==> flow/design.v <==
/*verilator lint_off MULTITOP*/
module num_rpad #(
    parameter int IN_WIDTH  = 32,
    parameter int OUT_WIDTH = 32
) (
    input  logic [ IN_WIDTH-1:0] in,
    output logic [OUT_WIDTH-1:0] out
);
  localparam int EXTEND = OUT_WIDTH - IN_WIDTH;
  assign out = {in, {EXTEND{1'b0}}};
endmodule
module num_sneg #(
    parameter int WIDTH = 32
) (
    input  logic signed [WIDTH-1:0] in,
    output logic signed [WIDTH-1:0] out
);
  assign out = -in;
endmodule
module num_sabs #(
    parameter int WIDTH = 32
) (
    input  logic signed [WIDTH-1:0] in,
    output logic signed [WIDTH-1:0] out
);
  assign out = in[WIDTH-1] ? -in : in;
endmodule
module num_min #(
    parameter int WIDTH = 32
) (
    input  logic [WIDTH-1:0] left,
    input  logic [WIDTH-1:0] right,
    output logic [WIDTH-1:0] out
);
  assign out = (left < right) ? left : right;
endmodule
module num_max #(
    parameter int WIDTH = 32
) (
    input  logic [WIDTH-1:0] left,
    input  logic [WIDTH-1:0] right,
    output logic [WIDTH-1:0] out
);
  assign out = (left > right) ? left : right;
endmodule
module num_smin #(
    parameter int WIDTH = 32
) (
    input  logic signed [WIDTH-1:0] left,
    input  logic signed [WIDTH-1:0] right,
    output logic signed [WIDTH-1:0] out
);
  assign out = (left < right) ? left : right;
endmodule
module num_smax #(
    parameter int WIDTH = 32
) (
    input  logic signed [WIDTH-1:0] left,
    input  logic signed [WIDTH-1:0] right,
    output logic signed [WIDTH-1:0] out
);
  assign out = (left > right) ? left : right;
endmodule
module num_ssignbit #(
    parameter int WIDTH = 32
) (
    input logic signed [WIDTH-1:0] in,
    output logic out
);
  assign out = in[WIDTH-1];
endmodule
module num_sadd #(
    parameter int LEFT_WIDTH = 32,
    parameter int LEFT_LSB = 0,
    parameter int RIGHT_WIDTH = 32,
    parameter int RIGHT_LSB = 0,
    parameter int OUT_WIDTH = 33
) (
    input  logic signed [ LEFT_WIDTH-1:0] left,
    input  logic signed [RIGHT_WIDTH-1:0] right,
    output logic signed [  OUT_WIDTH-1:0] out
);
  logic signed [  LEFT_LSB+LEFT_WIDTH-1:0] left_aligned;
  logic signed [RIGHT_LSB+RIGHT_WIDTH-1:0] right_aligned;
  assign left_aligned = {left, {LEFT_LSB{1'b0}}};
  assign right_aligned = {right, {RIGHT_LSB{1'b0}}};
  assign out = left_aligned + right_aligned;
endmodule
module num_smul #(
    parameter int LEFT_WIDTH = 32,
    parameter int RIGHT_WIDTH = 32,
    parameter int OUT_WIDTH = 64,
    parameter int OUT_LSB = 0
) (
    input  logic signed [ LEFT_WIDTH-1:0] left,
    input  logic signed [RIGHT_WIDTH-1:0] right,
    input  logic                          go,
    input  logic                          reset,
    input  logic                          clk,
    output logic signed [  OUT_WIDTH-1:0] out,
    output logic                          done
);
  logic [1:0] done_buffer;
  assign done = done_buffer[1];
  logic signed [       LEFT_WIDTH-1:0] left_tmp;
  logic signed [      RIGHT_WIDTH-1:0] right_tmp;
  logic signed [OUT_LSB+OUT_WIDTH-1:0] out_tmp;
  assign out = out_tmp[OUT_LSB+OUT_WIDTH-1:OUT_LSB];
  always_ff @(posedge clk) begin
    if (go) begin
      done_buffer[0] <= 1;
      done_buffer[1] <= done_buffer[0];
    end else begin
      done_buffer <= 0;
    end
  end
  always_ff @(posedge clk) begin
    if (!reset && go) begin
      left_tmp  <= left;
      right_tmp <= right;
    end else begin
      left_tmp  <= 0;
      right_tmp <= 0;
    end
  end
  always_ff @(posedge clk) begin
    if (reset) begin
      out_tmp <= 0;
    end else if (go) begin
      out_tmp <= left_tmp * right_tmp;
    end else begin
      out_tmp <= out_tmp;
    end
  end
endmodule
module smul_q31 (
    input  logic        clk,
    input  logic        reset,
    input  logic        go,
    input  logic [31:0] left,
    input  logic [31:0] right,
    output logic [31:0] out,
    output logic        done
);
  num_smul #(
      .LEFT_WIDTH (32),
      .RIGHT_WIDTH(32),
      .OUT_WIDTH  (32),
      .OUT_LSB    (31)
  ) mul (
      .left (left),
      .right(right),
      .go   (go),
      .reset(reset),
      .clk  (clk),
      .out  (out),
      .done (done)
  );
endmodule
# [Step by step through the tools: smul_q31]
# What the tools print for smul_q31, step after step.
# Line numbers count from 1 in the design file above.
# A cell with -- has no value.
[design] top_module="smul_q31" clock="clk" cell_library="sky130hd" lib_corner="tt_025C_1v80"

# [Elaborated design]
# Counts by Yosys on the flattened word-level netlist (proc, flatten, opt, wreduce; memories kept). Register bits leave out memories and registers merged into their read ports (data or address); mux counts leave out enables and synchronous resets folded into registers. Print and check cells are left out. Cells with the same type and inputs are merged into one.
[word_totals] out_inout_bits=33 word_cells=9 register_bits=129
[classes] mux=1 reduce_logical=2 multipliers=1
[op_table] operator="32-bit by 32-bit multiplier with 63-bit output" n=1
[op_table] operator="1-bit logical AND" n=1
[op_table] operator="1-bit zero test" n=1
[op_table] operator="1-bit two-way mux" n=1

# [Logic depth]
# Depth = most cells in a row (Yosys ltp): at word level without a register or memory, in the mapped netlist without a sequential cell, where the memories' decode and read muxes count.
[logic_depth] depth_word=2 ABC_AREA=0 mapped_depth=31

# [Mapped cells and area]
# The flow's flattened synthesis, as Yosys stat reports it; memories are mapped. The netlist is that of the ABC_AREA named above (0 if unset); the other value can give another one.
[synth_totals] cell_count=4030 flip_flops=98 area_um2=38445.6
[types] cell_type="sky130_fd_sc_hd__fa_1" n=1072
[types] cell_type="sky130_fd_sc_hd__and2_1" n=590
[types] cell_type="sky130_fd_sc_hd__inv_1" n=969
[types] cell_type="sky130_fd_sc_hd__ha_1" n=178
[types] cell_type="sky130_fd_sc_hd__dfxtp_1" n=98
[types] cell_type="sky130_fd_sc_hd__nand2_1" n=513
[types] cell_type="sky130_fd_sc_hd__clkbuf_1" n=210
[types] cell_type="sky130_fd_sc_hd__xnor2_1" n=33
[types] cell_type="sky130_fd_sc_hd__a21oi_1" n=52
[types] cell_type="sky130_fd_sc_hd__a21o_1" n=24
[types] cell_type="sky130_fd_sc_hd__mux2i_1" n=17
[types] cell_type="sky130_fd_sc_hd__nor2b_1" n=27
[types] cell_type="sky130_fd_sc_hd__nor2_1" n=35
[types] cell_type="sky130_fd_sc_hd__o21ai_0" n=24
[types] cell_type="sky130_fd_sc_hd__nor3b_1" n=13
[types] cell_type="sky130_fd_sc_hd__o21bai_1" n=12
[types] cell_type="sky130_fd_sc_hd__nand2b_1" n=14
[types] cell_type="sky130_fd_sc_hd__nand4_1" n=14
# Other cell types: 50; their cells: 135.
# The figures by module come from a second, unflattened synthesis with its own total; it is not the netlist above.
[hier_totals] hier_cells=4019 hier_area_um2=38232.9
# Each row is one instance without its submodules.
[by_module] mod="num_smul" cells=4019 area_um2=38232.9 instances=1
[by_module] mod="smul_q31" cells=0 area_um2=0.0 instances=1

# [Timing after synthesis]
# Path of least setup slack by OpenSTA after synthesis, without wires, with an ideal clock, recovery checks aside; 20% of the period is set as input and as output delay. Where synthesis merged equal registers, the netlist keeps one of their names.
[synth_path] path_type="reg-to-reg" start="reg mul.left_tmp[31]" end="reg mul.out_tmp[60]" tclk_ns=8.0 path_buffers=2 setup_slack_ns=0.086 stages=27 t_arrival_ns=7.780 delay_ns=7.914 setup_time_ns=0.134 t_first_pin_ns=0.000 t_required_ns=7.866 synth_period_reached_ns=7.914
# "delay_ns" is the arrival time less input delay plus setup time.
# "stages" counts driving pins, that of a launching flip-flop among them; a cell with two outputs on the path counts twice.
# "synth_period_reached_ns" = period - worst setup slack (recovery checks aside). The figure is calculated, with input and output delays left at 20% of the set period.
# The rows between start and end are the longest chain of elaborated cells between them; the timing report does not say that the signal goes this way. Where chains are equally long, one stands for them.
# A line is the first line of the expression or statement that the cell stems from. Yosys adds cells for indexed reads and writes and turns some case tables into memories.
# At most two assigning lines are given for a register; there are more.
[synth_via] cell_sequence="sky130_fd_sc_hd__dfxtp_1 -> sky130_fd_sc_hd__clkbuf_1 -> sky130_fd_sc_hd__nand2_1 -> sky130_fd_sc_hd__inv_1 -> sky130_fd_sc_hd__fa_1 -> sky130_fd_sc_hd__inv_1 -> sky130_fd_sc_hd__fa_1 -> sky130_fd_sc_hd__fa_1 -> sky130_fd_sc_hd__inv_1 -> sky130_fd_sc_hd__fa_1 -> sky130_fd_sc_hd__inv_1 -> sky130_fd_sc_hd__fa_1 -> sky130_fd_sc_hd__inv_1 -> sky130_fd_sc_hd__fa_1 -> sky130_fd_sc_hd__inv_1 -> sky130_fd_sc_hd__fa_1 -> sky130_fd_sc_hd__fa_1 -> sky130_fd_sc_hd__inv_1 -> sky130_fd_sc_hd__ha_1 -> sky130_fd_sc_hd__clkbuf_1 -> sky130_fd_sc_hd__a21oi_1 -> sky130_fd_sc_hd__a21oi_1 -> sky130_fd_sc_hd__or4_1 -> sky130_fd_sc_hd__o221ai_4 -> sky130_fd_sc_hd__o21ai_2 -> sky130_fd_sc_hd__nor4b_4 -> sky130_fd_sc_hd__or4_1" elab_chain_cells=1 cells_between=1 lines_between=1
[synth_lines] item="from (decl)" line=105 text="logic signed [       LEFT_WIDTH-1:0] left_tmp;"
[synth_lines] item="from (assign)" line=119 text="left_tmp  <= left;"
[synth_lines] item="from (assign)" line=122 text="left_tmp  <= 0;"
[synth_lines] item="32-bit by 32-bit multiplier with 63-bit output" line=130 text="out_tmp <= left_tmp * right_tmp;"
[synth_lines] item="to (assign)" line=130
[synth_lines] item="to (assign)" line=132 text="out_tmp <= out_tmp;"
[synth_lines] item="to (decl)" line=107 text="logic signed [OUT_LSB+OUT_WIDTH-1:0] out_tmp;"

# [Worst path after layout]
# From the final timing report of entry A: the path of least setup slack in the routed layout; clock arrival at registers is part of the times.
[layout_path] path_type="reg-to-reg" start="reg mul.right_tmp[5]" end="reg mul.out_tmp[60]" path_buffers=2 setup_slack_ns=0.40 stages=27 t_first_pin_ns=0.43 tclk_ns=8.0 t_arrival_ns=7.90 t_required_ns=8.30 setup_time_ns=0.12
# The rows between start and end are the longest chain of elaborated cells between them; the timing report does not say that the signal goes this way. Where chains are equally long, one stands for them.
# At most two assigning lines are given for a register; there are more.
[layout_via] cell_sequence="sky130_fd_sc_hd__dfxtp_2 -> sky130_fd_sc_hd__buf_12 -> sky130_fd_sc_hd__nand2_4 -> sky130_fd_sc_hd__inv_1 -> sky130_fd_sc_hd__fa_1 -> sky130_fd_sc_hd__inv_2 -> sky130_fd_sc_hd__fa_2 -> sky130_fd_sc_hd__fa_1 -> sky130_fd_sc_hd__inv_2 -> sky130_fd_sc_hd__fa_2 -> sky130_fd_sc_hd__clkinvlp_4 -> sky130_fd_sc_hd__fa_1 -> sky130_fd_sc_hd__inv_1 -> sky130_fd_sc_hd__fa_1 -> sky130_fd_sc_hd__inv_1 -> sky130_fd_sc_hd__fa_2 -> sky130_fd_sc_hd__fa_1 -> sky130_fd_sc_hd__inv_1 -> sky130_fd_sc_hd__ha_1 -> sky130_fd_sc_hd__buf_4 -> sky130_fd_sc_hd__a21oi_1 -> sky130_fd_sc_hd__a21oi_1 -> sky130_fd_sc_hd__or4_4 -> sky130_fd_sc_hd__o221ai_4 -> sky130_fd_sc_hd__o21ai_2 -> sky130_fd_sc_hd__nor4b_4 -> sky130_fd_sc_hd__or4_1" elab_chain_cells=1 cells_between=1 lines_between=1
[layout_lines] item="from (decl)" line=106 text="logic signed [      RIGHT_WIDTH-1:0] right_tmp;"
[layout_lines] item="from (assign)" line=120 text="right_tmp <= right;"
[layout_lines] item="from (assign)" line=123 text="right_tmp <= 0;"
[layout_lines] item="32-bit by 32-bit multiplier with 63-bit output" line=130 text="out_tmp <= left_tmp * right_tmp;"
[layout_lines] item="to (assign)" line=130
[layout_lines] item="to (assign)" line=132 text="out_tmp <= out_tmp;"
[layout_lines] item="to (decl)" line=107 text="logic signed [OUT_LSB+OUT_WIDTH-1:0] out_tmp;"

==> results <==
Flow measurements of smul_q31 on sky130hd: 3 stored runs with different settings, listed in no order. Input and output delays are each 20% of the period that was set; the output load is 0.01 pF.
"achievedPeriod_ns" means the clock period less the worst setup slack. The figure is calculated, with input and output delays left at 20% of the set period.
"worstPathTime_ns": the worst setup path's part of the clock period (all of it between registers, 20% less for each end at a port) less its slack. A launch clock that arrives late makes it longer, a capture clock that arrives late makes it shorter.
"totalPower_w" is the tool's figure for a default switching activity; nothing was simulated.

[flow] entry A: files
==> flow/run.sh <==
#!/bin/bash
# the make line also repeats the synthesis and layout settings of config.mk as NAME=value (left out here)
make -C /OpenROAD-flow-scripts/flow DESIGN_CONFIG=/design/flow/config.mk WORK_HOME=/design/flow/orfs CLKGATE_MAP_FILE= finish
==> flow/config.mk <==
export PLATFORM = sky130hd
export DESIGN_NAME = smul_q31
export DESIGN_NICKNAME = smul_q31
export VERILOG_FILES = /design/flow/design.v
export SDC_FILE = /design/flow/constraint.sdc
export NUM_CORES = 4
export LEC_CHECK = 0
export CAP_MARGIN = 20
export CORE_MARGIN = 2
export CORE_UTILIZATION = 45
export SETUP_SLACK_MARGIN = 2.5
export SLEW_MARGIN = 20
==> flow/constraint.sdc <==
create_clock -name core_clock -period 8.0 [get_ports {clk}]
set_input_delay 1.6000 -clock core_clock [delete_from_list [all_inputs] [get_ports {clk}]]
set_output_delay 1.6000 -clock core_clock [all_outputs]
set_load 0.01 [all_outputs]

[flow] entry A: metrics
[metrics] utilization_pct = 52.9
[metrics] final_hold_ws_ns = 0.441
[metrics] fin_tns_ns = 0.000
[metrics] die_um2 = 87787.8
[metrics] achievedPeriod_ns = 7.603
[metrics] worstPathTime_ns = 7.60
[metrics] path_kind = reg-to-reg
[metrics] final_setup_ws_ns = 0.397
[metrics] finish.stdcell_area_um2 = 44929.3
[metrics] totalPower_w = 0.003531
[metrics] post_synth_area_um2 = 38445.6

[flow] entry B: files
==> flow/run.sh <==
#!/bin/bash
# the make line also repeats the synthesis and layout settings of config.mk as NAME=value (left out here)
make -C /OpenROAD-flow-scripts/flow DESIGN_CONFIG=/design/flow/config.mk WORK_HOME=/design/flow/orfs CLKGATE_MAP_FILE= finish
==> flow/config.mk <==
export PLATFORM = sky130hd
export DESIGN_NAME = smul_q31
export DESIGN_NICKNAME = smul_q31
export VERILOG_FILES = /design/flow/design.v
export SDC_FILE = /design/flow/constraint.sdc
export NUM_CORES = 4
export LEC_CHECK = 0
export ABC_AREA = 0
export CAP_MARGIN = 20
export CELL_PAD_IN_SITES_DETAIL_PLACEMENT = 0
export CORE_ASPECT_RATIO = 1.95
export CORE_MARGIN = 2
export CORE_UTILIZATION = 48
export CTS_CLUSTER_SIZE = 40
export GPL_ROUTABILITY_DRIVEN = 1
export GPL_TIMING_DRIVEN = 0
export HOLD_SLACK_MARGIN = 0.25
export MAX_ROUTING_LAYER = met4
export PLACE_DENSITY_LB_ADDON = 0.26
export SETUP_SLACK_MARGIN = -0.19
export SLEW_MARGIN = 20
==> flow/constraint.sdc <==
create_clock -name core_clock -period 5.25 [get_ports {clk}]
set_input_delay 1.0500 -clock core_clock [delete_from_list [all_inputs] [get_ports {clk}]]
set_output_delay 1.0500 -clock core_clock [all_outputs]
set_load 0.01 [all_outputs]

[flow] entry B: metrics
[metrics] utilization_pct = 56.0
[metrics] final_hold_ws_ns = 0.439
[metrics] fin_tns_ns = -77.040
[metrics] die_um2 = 82503.7
[metrics] achievedPeriod_ns = 8.096
[metrics] worstPathTime_ns = 8.10
[metrics] path_kind = reg-to-reg
[metrics] final_setup_ws_ns = -2.846
[metrics] finish.stdcell_area_um2 = 44631.6
[metrics] totalPower_w = 0.005969
[metrics] post_synth_area_um2 = 38445.6

[flow] entry C: files
==> flow/run.sh <==
#!/bin/bash
# the make line also repeats the synthesis and layout settings of config.mk as NAME=value (left out here)
make -C /OpenROAD-flow-scripts/flow DESIGN_CONFIG=/design/flow/config.mk WORK_HOME=/design/flow/orfs CLKGATE_MAP_FILE= finish
==> flow/config.mk <==
export PLATFORM = sky130hd
export DESIGN_NAME = smul_q31
export DESIGN_NICKNAME = smul_q31
export VERILOG_FILES = /design/flow/design.v
export SDC_FILE = /design/flow/constraint.sdc
export NUM_CORES = 4
export LEC_CHECK = 0
export CAP_MARGIN = 40
export CELL_PAD_IN_SITES_GLOBAL_PLACEMENT = 1
export CORE_MARGIN = 3
export CORE_UTILIZATION = 45
export SETUP_SLACK_MARGIN = 2.5
export SLEW_MARGIN = 40
==> flow/constraint.sdc <==
create_clock -name core_clock -period 8.0 [get_ports {clk}]
set_input_delay 1.6000 -clock core_clock [delete_from_list [all_inputs] [get_ports {clk}]]
set_output_delay 1.6000 -clock core_clock [all_outputs]
set_load 0.01 [all_outputs]

[flow] entry C: metrics
[metrics] utilization_pct = 53.6
[metrics] final_hold_ws_ns = 0.451
[metrics] fin_tns_ns = 0.000
[metrics] die_um2 = 88976.9
[metrics] achievedPeriod_ns = 7.472
[metrics] worstPathTime_ns = 7.47
[metrics] path_kind = reg-to-reg
[metrics] final_setup_ws_ns = 0.528
[metrics] finish.stdcell_area_um2 = 45070.7
[metrics] totalPower_w = 0.003747
[metrics] post_synth_area_um2 = 38445.6
